==> flow/design.v <==
module VGA_Sync_Count #(
    parameter TOTAL_COLS = 800,
    parameter TOTAL_ROWS = 525
) (
    input clk_i,
    input rst_i,
    input Hsync_i,
    input Vsync_i,
    output reg Hsync_o,
    output reg Vsync_o,
    output reg [9:0] col_count_o,
    output reg [9:0] row_count_o
);
    wire frame_start_w;
    always@(posedge clk_i)
    begin
        if (rst_i)
        begin
            Vsync_o <= 1'b0;
            Hsync_o <= 1'b0;
        end
        else
        begin
            Vsync_o <= Vsync_i;
            Hsync_o <= Hsync_i;
        end
    end
    always @(posedge clk_i) 
    begin
        if (rst_i || frame_start_w == 1'b1)
        begin
            col_count_o <= 0;
            row_count_o <= 0;
        end
        else
        begin
            if (col_count_o == TOTAL_COLS - 1)
            begin
                if (row_count_o == TOTAL_ROWS - 1)
                begin
                    row_count_o <= 0;
                end
                else
                begin
                    row_count_o <= row_count_o + 1;
                end
                col_count_o <= 0;
            end
            else
            begin
                col_count_o <= col_count_o + 1;                
            end
        end
    end
    assign frame_start_w = (~Vsync_o & Vsync_i);
endmodule
module VGA_Sync_Pulse #(
    parameter TOTAL_COLS = 800, 
    parameter TOTAL_ROWS = 525, 
    parameter ACTIVE_COLS = 640, 
    parameter ACTIVE_ROWS = 480
) (
    input clk_i,
    input rst_i,
    output Hsync_o,
    output Vsync_o,
    output reg [9:0] col_count_o,
    output reg [9:0] row_count_o
);
    always@(posedge clk_i)
    begin
        if (rst_i)
        begin
            col_count_o <= 0;
            row_count_o <= 0;
        end
        else if (col_count_o == TOTAL_COLS - 1)
        begin
            col_count_o <= 0;
            if (row_count_o == TOTAL_ROWS - 1)
                row_count_o <= 0;
            else
                row_count_o <= row_count_o + 1;
        end
        else
            col_count_o <= col_count_o + 1;
    end
    assign Hsync_o = col_count_o < ACTIVE_COLS - 1 ? 1'b1 : 1'b0;
    assign Vsync_o = row_count_o < ACTIVE_ROWS - 1 ? 1'b1 : 1'b0;
endmodule 
module VGA_Sync_Porch #(
    parameter VIDEO_WIDTH = 3,
    parameter TOTAL_COLS = 3,
    parameter TOTAL_ROWS = 3,
    parameter ACTIVE_COLS = 2,
    parameter ACTIVE_ROWS = 2
) (
    input clk_i,
    input rst_i,
    input Hsync_i,
    input Vsync_i,
    input [VIDEO_WIDTH-1:0] red_video_i,
    input [VIDEO_WIDTH-1:0] grn_video_i,
    input [VIDEO_WIDTH-1:0] blu_video_i,
    output reg Hsync_o,
    output reg Vsync_o,
    output reg [VIDEO_WIDTH-1:0] red_video_o,
    output reg [VIDEO_WIDTH-1:0] grn_video_o,
    output reg [VIDEO_WIDTH-1:0] blu_video_o
);
    parameter FRONT_PORCH_HORIZ = 18;
    parameter BACK_PORCH_HORIZ = 50;
    parameter FRONT_PORCH_VERT = 10;
    parameter BACK_PORCH_VERT = 33;
    wire Hsync_w;
    wire Vsync_w;
    wire [9:0] col_count_w;
    wire [9:0] row_count_w;
    reg [VIDEO_WIDTH-1:0] red_video_r;
    reg [VIDEO_WIDTH-1:0] grn_video_r;
    reg [VIDEO_WIDTH-1:0] blu_video_r;
    VGA_Sync_Count #(.TOTAL_COLS(TOTAL_COLS),
                  .TOTAL_ROWS(TOTAL_ROWS)) VGA_Sync_Count_Inst 
    (
        .clk_i(clk_i),
        .rst_i(rst_i),
        .Hsync_i(Hsync_i),
        .Vsync_i(Vsync_i),
        .Hsync_o(Hsync_w),
        .Vsync_o(Vsync_w),
        .col_count_o(col_count_w),
        .row_count_o(row_count_w)
    );
    always @(posedge clk_i) 
    begin
        if (rst_i)
        begin
            Hsync_o <= 1'b0;
            Vsync_o <= 1'b0;
        end
        else
        begin
        if ((col_count_w < FRONT_PORCH_HORIZ + ACTIVE_COLS) || (col_count_w > TOTAL_COLS - BACK_PORCH_HORIZ - 1))
            Hsync_o <= 1'b1;
        else
            Hsync_o <= Hsync_w;
        if ((row_count_w < FRONT_PORCH_VERT + ACTIVE_ROWS) || (row_count_w > TOTAL_ROWS - BACK_PORCH_VERT - 1))
            Vsync_o <= 1'b1;
        else
            Vsync_o <= Vsync_w;
        end
    end
    always @(posedge clk_i) 
    begin
        if (rst_i)
        begin
            red_video_r <= 0;
            grn_video_r <= 0;
            blu_video_r <= 0;
            red_video_o <= 0;
            grn_video_o <= 0;
            blu_video_o <= 0;
        end
        else
        begin
        red_video_r <= red_video_i;
        grn_video_r <= grn_video_i;
        blu_video_r <= blu_video_i;
        red_video_o <= red_video_r;
        grn_video_o <= grn_video_r;
        blu_video_o <= blu_video_r;
        end
    end
endmodule
module Debounced_Switch #(parameter DEBOUNCE_LIMIT = 250000) (
    input clk_i,
    input rst_i, 
    input sw_i, 
    output sw_o 
);
    reg state_r;
    reg [$clog2(DEBOUNCE_LIMIT)-1:0] count_r;
    always @(posedge clk_i)
    begin
        if (rst_i)
            begin
                count_r <= 0;
                state_r <= 1'b0;
            end
        else if (sw_i != state_r && count_r < DEBOUNCE_LIMIT)
            count_r <= count_r + 1;  
        else if(count_r == DEBOUNCE_LIMIT)
            begin
                count_r <= 0;
                state_r <= sw_i;
            end
        else
            count_r <= 0;
   	end
    assign sw_o = state_r;
endmodule
module UART_RX #(parameter CLKS_PER_BIT = 217) (
    input clk_i,
    input rst_i,
    input rx_serial_i,
    output rx_dv_o,
    output [7:0] rx_byte_o
);
    parameter IDLE = 3'b000;
    parameter RX_START_BIT = 3'b001;
    parameter RX_DATA_BITS = 3'b010;
    parameter RX_STOP_BITS = 3'b011;
    parameter CLEANUP = 3'b100;
    reg [7:0] clk_count_r;
    reg [2:0] bit_index_r;
    reg [7:0] rx_byte_r;
    reg rx_dv_r;
    reg [2:0] state_r;
    always @(posedge clk_i) 
    begin
        if (rst_i)
        begin
            state_r <= IDLE;
            rx_dv_r <= 1'b0;
            clk_count_r <= 0;
            bit_index_r <= 0;
        end
        else
        case (state_r)
            IDLE : 
                begin
                    rx_dv_r <= 1'b0;
                    clk_count_r <= 0;
                    bit_index_r <= 0;
                    if (rx_serial_i == 1'b0)
                        state_r <= RX_START_BIT;
                    else
                        state_r <= IDLE;
                end
            RX_START_BIT :
                begin
                    if (clk_count_r == (CLKS_PER_BIT - 1) / 2)
                    begin
                        if (rx_serial_i == 1'b0)
                        begin
                            clk_count_r <= 0;
                            state_r <= RX_DATA_BITS;
                        end
                        else
                            state_r <= IDLE;
                    end
                    else
                    begin
                        clk_count_r <= clk_count_r + 1;
                        state_r <= RX_START_BIT;
                    end
                end
            RX_DATA_BITS :
                begin
                    if (clk_count_r < CLKS_PER_BIT - 1)
                    begin
                        clk_count_r <= clk_count_r + 1;
                        state_r <= RX_DATA_BITS;
                    end
                    else
                    begin
                        clk_count_r <= 0;
                        rx_byte_r[bit_index_r] <= rx_serial_i;
                        if (bit_index_r < 7)
                        begin
                            bit_index_r <= bit_index_r + 1;
                            state_r <= RX_DATA_BITS;
                        end
                        else
                        begin
                            bit_index_r <= 0;
                            state_r <= RX_STOP_BITS;
                        end
                    end
                end
            RX_STOP_BITS :
                begin
                    if (clk_count_r < CLKS_PER_BIT - 1)
                    begin
                        clk_count_r <= clk_count_r + 1;
                        state_r <= RX_STOP_BITS;
                    end           
                    else
                    begin
                        rx_dv_r <= 1'b1;
                        clk_count_r <= 0;
                        state_r <= CLEANUP;
                    end
                end
            CLEANUP :
                begin
                    state_r <= IDLE;
                    rx_dv_r <= 1'b0;
                end
            default: 
                state_r <= IDLE;
        endcase
    end
    assign rx_dv_o = rx_dv_r;
    assign rx_byte_o = rx_byte_r;
endmodule
module Pong_Paddle_Ctl #(
    parameter PLAYER_PADDLE_X = 0,
    parameter PADDLE_HEIGHT = 6,
    parameter GAME_HEIGHT = 30 
) (
        input clk_i,
        input rst_i,
        input [5:0] col_count_div_i,
        input [5:0] row_count_div_i,
        input Paddle_Up_i,
        input Paddle_Down_i,
        output reg Draw_Paddle_o,
        output reg [5:0] Paddle_Y_o 
);
    parameter PADDLE_SPEED = 1250000;  
    reg [31:0] Paddle_Count_r;
    wire Paddle_Count_en;
    assign Paddle_Count_en = Paddle_Up_i ^ Paddle_Down_i;
    always @(posedge clk_i) 
    begin
        if (rst_i)
        begin
            Paddle_Count_r <= 0;
            Paddle_Y_o <= (GAME_HEIGHT - PADDLE_HEIGHT) / 2;
        end
        else
        begin
        if (Paddle_Count_en == 1'b1)
        begin
            if (Paddle_Count_r == PADDLE_SPEED)
                Paddle_Count_r <= 0;
            else
                Paddle_Count_r <= Paddle_Count_r + 1;
        end
        if (Paddle_Up_i == 1'b1 && Paddle_Count_r == PADDLE_SPEED && Paddle_Y_o !== 0)
            Paddle_Y_o <= Paddle_Y_o - 1;
        else if (Paddle_Down_i == 1'b1 && Paddle_Count_r == PADDLE_SPEED && Paddle_Y_o !== GAME_HEIGHT - PADDLE_HEIGHT - 1)
            Paddle_Y_o <= Paddle_Y_o + 1;
        end
    end
    always @(posedge clk_i) 
    begin
        if (rst_i)
            Draw_Paddle_o <= 1'b0;
        else if (col_count_div_i == PLAYER_PADDLE_X && row_count_div_i >= Paddle_Y_o && row_count_div_i <= Paddle_Y_o + PADDLE_HEIGHT)
            Draw_Paddle_o <= 1'b1;
        else
            Draw_Paddle_o <= 1'b0;
    end
endmodule
module Pong_Ball_Ctl #(
    parameter GAME_WIDTH = 40,
    parameter GAME_HEIGHT = 30 
) (
    input clk_i,
    input rst_i,
    input Game_Active_i,
    input [5:0] col_count_div_i,
    input [5:0] row_count_div_i,
    output reg Draw_Ball_o,
    output reg [5:0] Ball_X_o,
    output reg [5:0] Ball_Y_o 
);
    parameter BALL_SPEED = 1250000;
    reg [5:0] Ball_X_prev_r;
    reg [5:0] Ball_Y_prev_r;
    reg [31:0] Ball_Count_r;
    always @(posedge clk_i) 
    begin
        if (rst_i)
        begin
            Ball_X_o <= GAME_WIDTH / 2;
            Ball_Y_o <= GAME_HEIGHT / 2;
            Ball_X_prev_r <= (GAME_WIDTH / 2) + 1;
            Ball_Y_prev_r <= (GAME_HEIGHT / 2) + 1;
            Ball_Count_r <= 0;
        end
        else if (Game_Active_i == 1'b0)
        begin
            Ball_X_o <= GAME_WIDTH / 2;
            Ball_Y_o <= GAME_HEIGHT / 2;
            Ball_X_prev_r <= (GAME_WIDTH / 2) + 1;
            Ball_Y_prev_r <= (GAME_HEIGHT / 2) + 1;
        end
        else
        begin
            if (Ball_Count_r < BALL_SPEED)
                Ball_Count_r <= Ball_Count_r + 1;
            else
            begin
                Ball_Count_r <= 0;
                Ball_X_prev_r <= Ball_X_o;
                Ball_Y_prev_r <= Ball_Y_o;
                if ((Ball_X_prev_r < Ball_X_o && Ball_X_o == GAME_WIDTH-1) || (Ball_X_prev_r > Ball_X_o && Ball_X_o != 0))
                    Ball_X_o <= Ball_X_o - 1;  
                else 
                    Ball_X_o <= Ball_X_o + 1;  
                if ((Ball_Y_prev_r < Ball_Y_o && Ball_Y_o == GAME_HEIGHT-1) || (Ball_Y_prev_r > Ball_Y_o && Ball_Y_o != 0))
                    Ball_Y_o <= Ball_Y_o - 1;  
                else 
                    Ball_Y_o <= Ball_Y_o + 1;  
            end
        end
    end
    always @(posedge clk_i) 
    begin
        if (rst_i)
            Draw_Ball_o <= 1'b0;
        else if (col_count_div_i == Ball_X_o && row_count_div_i == Ball_Y_o)
            Draw_Ball_o <= 1'b1;
        else
            Draw_Ball_o <= 1'b0;
    end
endmodule
module Pong_Top #(
    parameter TOTAL_COLS = 800, 
    parameter TOTAL_ROWS = 525, 
    parameter ACTIVE_COLS = 640, 
    parameter ACTIVE_ROWS = 480
) (
    input clk_i,
    input rst_i,
    input Hsync_i,
    input Vsync_i,
    input Game_Start_i, 
    input Paddle_Up_P1_i,
    input Paddle_Down_P1_i,
    input Paddle_Up_P2_i,
    input Paddle_Down_P2_i,
    output reg Hsync_o,
    output reg Vsync_o,
    output [2:0] Red_Video_o,
    output [2:0] Grn_Video_o,
    output [2:0] Blu_Video_o
);
    parameter GAME_WIDTH = 40;
    parameter GAME_HEIGHT = 30;
    parameter SCORE_LIMIT = 9;
    parameter PADDLE_HEIGHT = 6;
    parameter PADDLE_COL_P1 = 0;
    parameter PADDLE_COL_P2 = GAME_WIDTH - 1;  
    parameter IDLE = 3'b000;
    parameter RUNNING = 3'b001;
    parameter P1_Wins = 3'b010;
    parameter P2_Wins = 3'b011;
    parameter CLEANUP = 3'b100;
    reg [2:0] state_r;
    wire Hsync_w, Vsync_w;
    wire [9:0] col_count_w, row_count_w;
    wire Draw_Paddle_P1_w, Draw_Paddle_P2_w; 
    wire [5:0] Paddle_Y_P1_w, Paddle_Y_P2_w;
    wire Draw_Ball_w, Draw_Any_w;
    wire [5:0] Ball_X_w, Ball_Y_w;
    reg [3:0] P1_Score_r;
    reg [3:0] P2_Score_r;
    wire [5:0] col_count_div_w, row_count_div_w;
    VGA_Sync_Count #(.TOTAL_COLS(TOTAL_COLS),
                  .TOTAL_ROWS(TOTAL_ROWS)) VGA_Sync_Count_Inst 
    (
        .clk_i(clk_i),
        .rst_i(rst_i),
        .Hsync_i(Hsync_i),
        .Vsync_i(Vsync_i),
        .Hsync_o(Hsync_w),
        .Vsync_o(Vsync_w),
        .col_count_o(col_count_w),
        .row_count_o(row_count_w)
    );
    always @(posedge clk_i) 
    begin
        if (rst_i)
        begin
            Hsync_o <= 1'b0;
            Vsync_o <= 1'b0;
        end
        else
        begin
            Hsync_o <= Hsync_w;
            Vsync_o <= Vsync_w;
        end
    end
    assign col_count_div_w = col_count_w[9:4];
    assign row_count_div_w = row_count_w[9:4];
    Pong_Paddle_Ctl #(
        .PLAYER_PADDLE_X(PADDLE_COL_P1),
        .GAME_HEIGHT(GAME_HEIGHT)
    ) P1_Inst (
        .clk_i(clk_i),
        .rst_i(rst_i),
        .col_count_div_i(col_count_div_w),
        .row_count_div_i(row_count_div_w),
        .Paddle_Up_i(Paddle_Up_P1_i),
        .Paddle_Down_i(Paddle_Down_P1_i),
        .Draw_Paddle_o(Draw_Paddle_P1_w),
        .Paddle_Y_o(Paddle_Y_P1_w) 
    );
    Pong_Paddle_Ctl #(
        .PLAYER_PADDLE_X(PADDLE_COL_P2),
        .GAME_HEIGHT(GAME_HEIGHT)
        ) P2_Inst (
        .clk_i(clk_i),
        .rst_i(rst_i),
        .col_count_div_i(col_count_div_w),
        .row_count_div_i(row_count_div_w),
        .Paddle_Up_i(Paddle_Up_P2_i),
        .Paddle_Down_i(Paddle_Down_P2_i),
        .Draw_Paddle_o(Draw_Paddle_P2_w),
        .Paddle_Y_o(Paddle_Y_P2_w) 
    );
    wire Game_Active_w;
    Pong_Ball_Ctl Ball_Inst (
        .clk_i(clk_i),
        .rst_i(rst_i),
        .Game_Active_i(Game_Active_w),
        .col_count_div_i(col_count_div_w),
        .row_count_div_i(row_count_div_w),
        .Draw_Ball_o(Draw_Ball_w),
        .Ball_X_o(Ball_X_w),
        .Ball_Y_o(Ball_Y_w) 
    );
    always @(posedge clk_i) 
    begin
        if (rst_i)
        begin
            state_r <= IDLE;
            P1_Score_r <= 0;
            P2_Score_r <= 0;
        end
        else
        case (state_r)
            IDLE : 
            begin
                if (Game_Start_i == 1'b1)
                    state_r <= RUNNING;
            end
            RUNNING : 
            begin
                if (Ball_X_w == 0 && (Ball_Y_w < Paddle_Y_P1_w || Ball_Y_w > Paddle_Y_P1_w + PADDLE_HEIGHT))
                    state_r <= P2_Wins;
                else if (Ball_X_w == GAME_WIDTH-1 && (Ball_Y_w < Paddle_Y_P2_w || Ball_Y_w > Paddle_Y_P2_w + PADDLE_HEIGHT))
                    state_r <= P1_Wins;
            end
            P1_Wins : 
            begin
                if (P1_Score_r == SCORE_LIMIT - 1)
                    P1_Score_r <= 0;
                else
                begin
                    P1_Score_r <= P1_Score_r + 1;
                    state_r <= CLEANUP;
                end
            end
            P2_Wins : 
            begin
                if (P2_Score_r == SCORE_LIMIT - 1)
                    P2_Score_r <= 0;
                else
                begin
                    P2_Score_r <= P2_Score_r + 1;
                    state_r <= CLEANUP;
                end
            end
            CLEANUP :
                state_r <= IDLE;
        endcase
    end
    assign Game_Active_w = (state_r == RUNNING) ? 1'b1 : 1'b0;
    assign Draw_Any_w = Draw_Ball_w | Draw_Paddle_P1_w | Draw_Paddle_P2_w;
    assign Red_Video_o = Draw_Any_w ? 4'b1111 : 4'b0000;
    assign Grn_Video_o = Draw_Any_w ? 4'b1111 : 4'b0000;
    assign Blu_Video_o = Draw_Any_w ? 4'b1111 : 4'b0000;
endmodule
module Classic_Pong_Top (
    input clk_i,
    input rst_i,
    input UART_RX_i,
    input sw1_i,
    input sw2_i,
    input sw3_i,
    input sw4_i,
    output VGA_Hsync_o,
    output VGA_Vsync_o,
    output VGA_Red_0_o,
    output VGA_Red_1_o,
    output VGA_Red_2_o,
    output VGA_Grn_0_o,
    output VGA_Grn_1_o,
    output VGA_Grn_2_o,
    output VGA_Blu_0_o,
    output VGA_Blu_1_o,
    output VGA_Blu_2_o
);
    parameter CLKS_PER_BIT = 217;
    parameter VIDEO_WIDTH = 3;  
    parameter TOTAL_COLS = 800;
    parameter TOTAL_ROWS = 525;
    parameter ACTIVE_COLS = 640;
    parameter ACTIVE_ROWS = 480;
    wire [VIDEO_WIDTH-1:0] Red_Video_Pong_w, Red_Video_Porch_w;
    wire [VIDEO_WIDTH-1:0] Grn_Video_Pong_w, Grn_Video_Porch_w;
    wire [VIDEO_WIDTH-1:0] Blu_Video_Pong_w, Blu_Video_Porch_w;
    wire rx_dv_w;
    UART_RX #(.CLKS_PER_BIT(CLKS_PER_BIT)) UART_RX_Inst
    (
        .clk_i(clk_i),
        .rst_i(rst_i),
        .rx_serial_i(UART_RX_i),
        .rx_dv_o(rx_dv_w),
        .rx_byte_o()
    );
    wire Hsync_w, Vsync_w;
    VGA_Sync_Pulse #( 
        .TOTAL_COLS(TOTAL_COLS),
        .TOTAL_ROWS(TOTAL_ROWS),
        .ACTIVE_COLS(ACTIVE_COLS),
        .ACTIVE_ROWS(ACTIVE_ROWS) 
    ) VGA_Sync_Inst (
        .clk_i(clk_i),
        .rst_i(rst_i),
        .Hsync_o(Hsync_w),
        .Vsync_o(Vsync_w),
        .col_count_o(),
        .row_count_o()
    );
    wire sw1_w, sw2_w, sw3_w, sw4_w;
    Debounced_Switch sw_1 (
        .clk_i(clk_i),
        .rst_i(rst_i),
        .sw_i(sw1_i),
        .sw_o(sw1_w)
    );
    Debounced_Switch sw_2 (
        .clk_i(clk_i),
        .rst_i(rst_i),
        .sw_i(sw2_i),
        .sw_o(sw2_w)
    );
    Debounced_Switch sw_3 (
        .clk_i(clk_i),
        .rst_i(rst_i),
        .sw_i(sw3_i),
        .sw_o(sw3_w)
    );
    Debounced_Switch sw_4 (
        .clk_i(clk_i),
        .rst_i(rst_i),
        .sw_i(sw4_i),
        .sw_o(sw4_w)
    );
    wire Hsync_Pong_w, Vsync_Pong_w;
    Pong_Top #( 
        .TOTAL_COLS(TOTAL_COLS),
        .TOTAL_ROWS(TOTAL_ROWS),
        .ACTIVE_COLS(ACTIVE_COLS),
        .ACTIVE_ROWS(ACTIVE_ROWS) ) 
    Pong_Top_Inst (
        .clk_i(clk_i),
        .rst_i(rst_i),
        .Hsync_i(Hsync_w),
        .Vsync_i(Vsync_w),
        .Game_Start_i(rx_dv_w),
        .Paddle_Up_P1_i(sw1_w),
        .Paddle_Down_P1_i(sw2_w),
        .Paddle_Up_P2_i(sw3_w),
        .Paddle_Down_P2_i(sw4_w),
        .Hsync_o(Hsync_Pong_w),
        .Vsync_o(Vsync_Pong_w),
        .Red_Video_o(Red_Video_Pong_w),
        .Grn_Video_o(Grn_Video_Pong_w),
        .Blu_Video_o(Blu_Video_Pong_w)
    );
    wire Hsync_porch_w, Vsync_porch_w;
    VGA_Sync_Porch #(
        .VIDEO_WIDTH(VIDEO_WIDTH),   
        .TOTAL_COLS(TOTAL_COLS),
        .TOTAL_ROWS(TOTAL_ROWS),
        .ACTIVE_COLS(ACTIVE_COLS),
        .ACTIVE_ROWS(ACTIVE_ROWS)
    ) VGA_Sync_Porch_Inst (
        .clk_i(clk_i),
        .rst_i(rst_i),
        .Hsync_i(Hsync_Pong_w),
        .Vsync_i(Vsync_Pong_w),
        .red_video_i(Red_Video_Pong_w),
        .grn_video_i(Grn_Video_Pong_w),
        .blu_video_i(Blu_Video_Pong_w),
        .Hsync_o(Hsync_porch_w),
        .Vsync_o(Vsync_porch_w),
        .red_video_o(Red_Video_Porch_w),
        .grn_video_o(Grn_Video_Porch_w),
        .blu_video_o(Blu_Video_Porch_w)
    );
    assign VGA_Hsync_o = Hsync_porch_w;
    assign VGA_Vsync_o = Vsync_porch_w;
    assign { VGA_Red_2_o, VGA_Red_1_o, VGA_Red_0_o } = Red_Video_Porch_w; 
    assign { VGA_Grn_2_o, VGA_Grn_1_o, VGA_Grn_0_o } = Grn_Video_Porch_w; 
    assign { VGA_Blu_2_o, VGA_Blu_1_o, VGA_Blu_0_o } = Blu_Video_Porch_w; 
endmodule
# Step by step through the tools: Classic_Pong_Top
# Tool output for the design above, in the order of the flow.
# Lines are those of the file above, counted from 1.
# Operators carry their Yosys type and port widths (W data, S select, Z words).
# Cell names lack the library's common part.
# A cell with - has no value.
[design]
design = "Classic_Pong_Top"
clock = "clk_i"
library = "sky130hd"
corner = "tt_025C_1v80"

# After elaboration
# Counts by Yosys on the flattened word-level netlist (proc, flatten, opt, wreduce; memories kept). Register bits leave out memories and registers merged into their read ports (data or address). Print and check cells are left out. Cells with the same type and inputs are merged into one.
[classes]
addsub = 27
mul = 0
n_div = 0
n_cmp = 25
equal = 43
shifts = 0
mux = 45
n_logic = 13
reduce_and_logical = 61
[ops]
columns = ["op", "count"]
rows = [
  ["$add A32 B1 Y32 const B", 3],
  ["$mux W32", 3],
  ["$add A18 B1 Y18 const B", 4],
  ["$lt A18 B18 Y1 const B", 4],
  ["$eq A18 B18 Y1 const B", 4],
  ["$eq A32 B21 Y1 const B", 2],
  ["$gt A6 B32 Y1", 2],
  ["$le A6 B32 Y1", 2],
  ["$add A10 B1 Y10 const B", 6],
  ["$eq A10 B10 Y1 const B", 6],
  ["$mux W6", 6],
  ["$mux W3", 11],
  ["$lt A32 B21 Y1 const B", 1],
  ["$mux W10", 3],
  ["$add A6 B1 Y6 const B", 4],
  ["$sub A6 B1 Y6 const B", 4],
  ["$lt A6 B6 Y1", 4],
  ["$pmux W8 S3", 1],
  ["$mux W8", 3],
  ["$logic_and A1 B1 Y1", 23],
  ["$lt A10 B10 Y1 const B", 2],
  ["$lt A10 B9 Y1 const B", 2],
  ["$reduce_or A2 Y1", 10],
  ["$pmux W3 S5", 1],
  ["$reduce_and A2 Y1", 7],
  ["$add A6 B3 Y7 const B", 2],
  ["$eq A3 B2 Y1 const B", 4],
  ["$nex A6 B1 Y1 const B", 2],
]
# Other operator kinds: 39; their cells: 88.
[bits]
ff_bits = 311
latch_bits = 0
mem_bits_rw = 0
mem_bits_ro = 0
clocked_rd_ports_x_width = 0
memories = 0
elab_cells = 257

# Longest topological paths
# Depth = most cells in a row (Yosys ltp): at word level without a register or memory, in the mapped netlist without a sequential cell, where the memories' decode and read muxes count.
[logic_depth]
word_depth = 7
abc_area = 0
depth_mapped = 15
depth_no_buf = 14

# Mapped cells and area
# The flow's flattened synthesis, as Yosys stat reports it; memories are mapped. The netlist is that of the ABC_AREA named above (0 if unset); the other value can give another one.
# The area totals of this step are shown rounded.
[mapped]
cell_count = 1856
synth_area_um2 = 16000
sequential_area_um2 = 6230
ffs = 311
buffers = 56
[types]
columns = ["cell_type", "count", "type_area_um2"]
rows = [
  ["dfxtp_1", 311, 6.23E+03],
  ["ha_1", 101, 1.26E+03],
  ["xor2_1", 139, 1.22E+03],
  ["nor2_1", 314, 1178.63],
  ["xnor2_1", 93, 814.531],
  ["nand2_1", 125, 469.2],
  ["nand3_1", 92, 460.442],
  ["nand4_1", 65, 406.64],
  ["a21oi_1", 57, 285.274],
  ["inv_1", 76, 285.274],
  ["o21ai_0", 48, 240.23],
  ["and4_1", 25, 218.96],
  ["mux2i_1", 20, 200.192],
  ["and3_1", 30, 187.68],
  ["nor4_1", 28, 175.168],
  ["nor3_1", 33, 165.158],
  ["a21o_1", 21, 157.651],
  ["clkbuf_1", 38, 142.637],
]
# Other cell types: 49; their cells: 240.
# The figures by module come from a second, unflattened synthesis with its own total; it is not the netlist above.
[hier_totals]
hier_cells = 2047
area_unflattened_um2 = 17900
# Rows give one instance, submodules left out.
[by_module]
columns = ["mod", "n_inst", "n_cells", "mod_area_um2"]
rows = [
  ["Debounced_Switch", 4, 105, 923],
  ["Pong_Ball_Ctl", 1, 369, 3170],
  ["Pong_Paddle_Ctl", 1, 284, 2370],
  ["Pong_Paddle_Ctl", 1, 276, 2320],
  ["VGA_Sync_Count", 2, 112, 1020],
  ["Pong_Top", 1, 165, 1410],
  ["UART_RX #(CLKS_PER_BIT=217)", 1, 148, 1350],
  ["VGA_Sync_Pulse", 1, 110, 988],
  ["VGA_Sync_Porch", 1, 51, 611],
  ["Classic_Pong_Top", 1, 0, 0.0],
]

# Worst setup path after synthesis
# Path of least setup slack by OpenSTA after synthesis, without wires, with an ideal clock, recovery checks aside; 20% of the period is set as input and as output delay. Where synthesis merged equal registers, the netlist keeps one of their names.
[synth_timing]
path_kind = "input to register"
start = "in rst_i"
end = "reg sw_1.count_r[10]"
period_ns = 40.0
setup_ns = 0.128
launch_ns = 8.000
arrival_time_ns = 8.932
required_ns = 39.872
setup_slack_ns = 30.940
path_delay_ns = 1.060
driving_pins = 5
path_buffers = 2
synth_period_reached_ns = 9.06
# "path_delay_ns" = arrival - input delay + setup time.
# "driving_pins": output pins that drive a net of the path, with the launching flip-flop's if there is one; two outputs of one cell count as two.
# "synth_period_reached_ns" = period - worst setup slack (recovery checks aside). The figure is calculated, with input and output delays left at 20% of the set period.
# Between the ends stands the longest chain of elaborated cells between them, by number of cells; it is not shown to be the way that was timed. Of several equally long chains one is given.
# Each line given opens the expression or statement behind the cell; cells for indexed reads and writes are added by Yosys, which also makes memories of some case tables.
# At most two assigning lines are given for a register; there are more.
[synth_via]
path_cell_list = "clkbuf_1 nor2_1 o21ai_1 clkbuf_1 nor2_1"
elab_chain_len = 1
[synth_lines]
columns = ["item", "line_no", "rtl"]
rows = [
  ["start: declaration", 581, "input rst_i,"],
  ["$reduce_or A2 Y1", "-", ""],
  ["end: assignment", 187, "count_r <= 0;"],
  ["end: assignment", 191, "count_r <= count_r + 1;"],
  ["end: declaration", 182, "reg [$clog2(DEBOUNCE_LIMIT)-1:0] count_r;"],
]

# Timing after layout
# Path of least setup slack in the final report of entry A (OpenROAD, finished layout, wires in). Where an end is a register, its clock arrival counts in the times.
[layout_timing]
path_kind = "register to register"
start = "reg Pong_Top_Inst.Ball_Inst.Ball_Y_o[4]"
end = "reg Pong_Top_Inst.Ball_Inst.Ball_Y_o[5]"
period_ns = 9.01
setup_ns = 0.06
launch_ns = 0.52
arrival_time_ns = 4.05
required_ns = 9.47
setup_slack_ns = 5.42
driving_pins = 14
path_buffers = 0
# Between the ends stands the longest chain of elaborated cells between them, by number of cells; it is not shown to be the way that was timed. Of several equally long chains one is given.
# At most two assigning lines are given for a register; there are more.
[layout_via]
path_cell_list = "dfxtp_1 inv_1 ha_1 and4_1 o21a_1 o31a_1 or2_2 ha_1 a211oi_1 o21bai_1 a21oi_1 o21ai_0 a21oi_1 mux2i_1"
elab_chain_len = 4
[layout_lines]
columns = ["item", "line_no", "rtl"]
rows = [
  ["start: declaration", 368, "output reg [5:0] Ball_Y_o"],
  ["start: assignment", 379, "Ball_Y_o <= GAME_HEIGHT / 2;"],
  ["start: assignment", 387, "Ball_Y_o <= GAME_HEIGHT / 2;"],
  ["$lt A6 B6 Y1", 404, "if ((Ball_Y_prev_r < Ball_Y_o && Ball_Y_o == GAME_HEIGHT-1) || (Ball_Y_prev_r > Ball_Y_o && Ball_Y_o != 0))"],
  ["$logic_and A1 B1 Y1", 404, ""],
  ["$logic_or A1 B1 Y1", 404, ""],
  ["$mux W6", 404, ""],
  ["end: assignment", 405, "Ball_Y_o <= Ball_Y_o - 1;"],
  ["end: assignment", 407, "Ball_Y_o <= Ball_Y_o + 1;"],
  ["end: declaration", 368, ""],
]

Appendix: measured runs

Measured results for Classic_Pong_Top: 4 stored runs of the Yosys and OpenROAD flow on sky130hd. The settings differ; the order carries no meaning. The constraints put input and output delay at 20% of the set period each and load the outputs with 0.01 pF.
"achieved_period_ns": clock period set for the run, less the worst setup slack. It is reckoned from that one timing run; input and output delays stay at 20% of the period that was set.
"worst_setup_path_time_ns" = time allowed to the worst setup path (clock period - input delay - output delay, where it has them) - its slack; a late launch clock adds to it, a late capture clock takes from it.
"total_power_uw": no workload was simulated; the value follows from the tool's default switching activity.
Measured values are rounded.

# entry A
==> flow/run.sh <==
#!/bin/bash
# the make line also repeats the synthesis and layout settings of config.mk as NAME=value (left out here)
make -C /OpenROAD-flow-scripts/flow DESIGN_CONFIG=/design/flow/config.mk WORK_HOME=/design/flow/orfs CLKGATE_MAP_FILE= finish
==> flow/config.mk <==
export PLATFORM = sky130hd
export DESIGN_NAME = Classic_Pong_Top
export DESIGN_NICKNAME = Classic_Pong_Top
export VERILOG_FILES = /design/flow/design.v
export SDC_FILE = /design/flow/constraint.sdc
export NUM_CORES = 4
export LEC_CHECK = 0
export CAP_MARGIN = 20
export CORE_ASPECT_RATIO = 0.61
export CORE_MARGIN = 2
export CORE_UTILIZATION = 40
export GPL_ROUTABILITY_DRIVEN = 0
export HOLD_SLACK_MARGIN = -0.02
export PLACE_DENSITY = 0.6
export SETUP_SLACK_MARGIN = 0.87
export SLEW_MARGIN = 20
==> flow/constraint.sdc <==
create_clock -name core_clock -period 9.01 [get_ports {clk_i}]
set_input_delay 1.8020 -clock core_clock [delete_from_list [all_inputs] [get_ports {clk_i}]]
set_output_delay 1.8020 -clock core_clock [all_outputs]
set_load 0.01 [all_outputs]

==> entry A: results <==
hold_worst_slack_ns=0.423
die_footprint_um2=41700
finalUtil_pct=44.6
worst_setup_path_time_ns=3.59
timing.worst_path_kind="register to register"
tns_setup_ns=0.000
synthesis_area_um2=16000
achieved_period_ns=3.593
ws_setup_ns=5.42
finish.stdcell_area_um2=17700
total_power_uw=2770

# entry B
==> flow/run.sh <==
#!/bin/bash
# the make line also repeats the synthesis and layout settings of config.mk as NAME=value (left out here)
make -C /OpenROAD-flow-scripts/flow DESIGN_CONFIG=/design/flow/config.mk WORK_HOME=/design/flow/orfs CLKGATE_MAP_FILE= finish
==> flow/config.mk <==
export PLATFORM = sky130hd
export DESIGN_NAME = Classic_Pong_Top
export DESIGN_NICKNAME = Classic_Pong_Top
export VERILOG_FILES = /design/flow/design.v
export SDC_FILE = /design/flow/constraint.sdc
export NUM_CORES = 4
export LEC_CHECK = 0
export CAP_MARGIN = 40
export CORE_MARGIN = 2
export CORE_UTILIZATION = 40
export CTS_CLUSTER_SIZE = 77
export SLEW_MARGIN = 20
==> flow/constraint.sdc <==
create_clock -name core_clock -period 40.0 [get_ports {clk_i}]
set_input_delay 8.0000 -clock core_clock [delete_from_list [all_inputs] [get_ports {clk_i}]]
set_output_delay 8.0000 -clock core_clock [all_outputs]
set_load 0.01 [all_outputs]

==> entry B: results <==
hold_worst_slack_ns=0.432
die_footprint_um2=41700
finalUtil_pct=45.0
worst_setup_path_time_ns=1.63
timing.worst_path_kind="input to register"
tns_setup_ns=0.000
synthesis_area_um2=16000
achieved_period_ns=9.627
ws_setup_ns=30.4
finish.stdcell_area_um2=17800
total_power_uw=644

# entry C
==> flow/run.sh <==
#!/bin/bash
# the make line also repeats the synthesis and layout settings of config.mk as NAME=value (left out here)
make -C /OpenROAD-flow-scripts/flow DESIGN_CONFIG=/design/flow/config.mk WORK_HOME=/design/flow/orfs CLKGATE_MAP_FILE= finish
==> flow/config.mk <==
export PLATFORM = sky130hd
export DESIGN_NAME = Classic_Pong_Top
export DESIGN_NICKNAME = Classic_Pong_Top
export VERILOG_FILES = /design/flow/design.v
export SDC_FILE = /design/flow/constraint.sdc
export NUM_CORES = 4
export LEC_CHECK = 0
export CAP_MARGIN = 30
export CELL_PAD_IN_SITES_GLOBAL_PLACEMENT = 0
export CORE_MARGIN = 2
export CORE_UTILIZATION = 68
export HOLD_SLACK_MARGIN = 0.07
export MIN_ROUTING_LAYER = met1
export PLACE_DENSITY_LB_ADDON = 0.01
export SETUP_SLACK_MARGIN = 4.3
export SLEW_MARGIN = 20
export TNS_END_PERCENT = 70
==> flow/constraint.sdc <==
create_clock -name core_clock -period 16.4 [get_ports {clk_i}]
set_input_delay 3.2800 -clock core_clock [delete_from_list [all_inputs] [get_ports {clk_i}]]
set_output_delay 3.2800 -clock core_clock [all_outputs]
set_load 0.01 [all_outputs]

==> entry C: results <==
hold_worst_slack_ns=0.424
die_footprint_um2=24800
finalUtil_pct=75.8
worst_setup_path_time_ns=1.65
timing.worst_path_kind="input to register"
tns_setup_ns=0.000
synthesis_area_um2=16000
achieved_period_ns=4.926
ws_setup_ns=11.5
finish.stdcell_area_um2=17700
total_power_uw=1630

# entry D
==> flow/run.sh <==
#!/bin/bash
# the make line also repeats the synthesis and layout settings of config.mk as NAME=value (left out here)
make -C /OpenROAD-flow-scripts/flow DESIGN_CONFIG=/design/flow/config.mk WORK_HOME=/design/flow/orfs CLKGATE_MAP_FILE= finish
==> flow/config.mk <==
export PLATFORM = sky130hd
export DESIGN_NAME = Classic_Pong_Top
export DESIGN_NICKNAME = Classic_Pong_Top
export VERILOG_FILES = /design/flow/design.v
export SDC_FILE = /design/flow/constraint.sdc
export NUM_CORES = 4
export LEC_CHECK = 0
export CAP_MARGIN = 40
export CORE_ASPECT_RATIO = 1.4
export CORE_MARGIN = 4
export CORE_UTILIZATION = 40
export CTS_CLUSTER_SIZE = 79
export GPL_TIMING_DRIVEN = 1
export MIN_ROUTING_LAYER = met1
export PLACE_DENSITY_LB_ADDON = 0.27
export SLEW_MARGIN = 40
export TNS_END_PERCENT = 5
==> flow/constraint.sdc <==
create_clock -name core_clock -period 5.27 [get_ports {clk_i}]
set_input_delay 1.0540 -clock core_clock [delete_from_list [all_inputs] [get_ports {clk_i}]]
set_output_delay 1.0540 -clock core_clock [all_outputs]
set_load 0.01 [all_outputs]

==> entry D: results <==
hold_worst_slack_ns=0.430
die_footprint_um2=43400
finalUtil_pct=45.1
worst_setup_path_time_ns=3.48
timing.worst_path_kind="register to register"
tns_setup_ns=0.000
synthesis_area_um2=16000
achieved_period_ns=3.482
ws_setup_ns=1.79
finish.stdcell_area_um2=17800
total_power_uw=4870
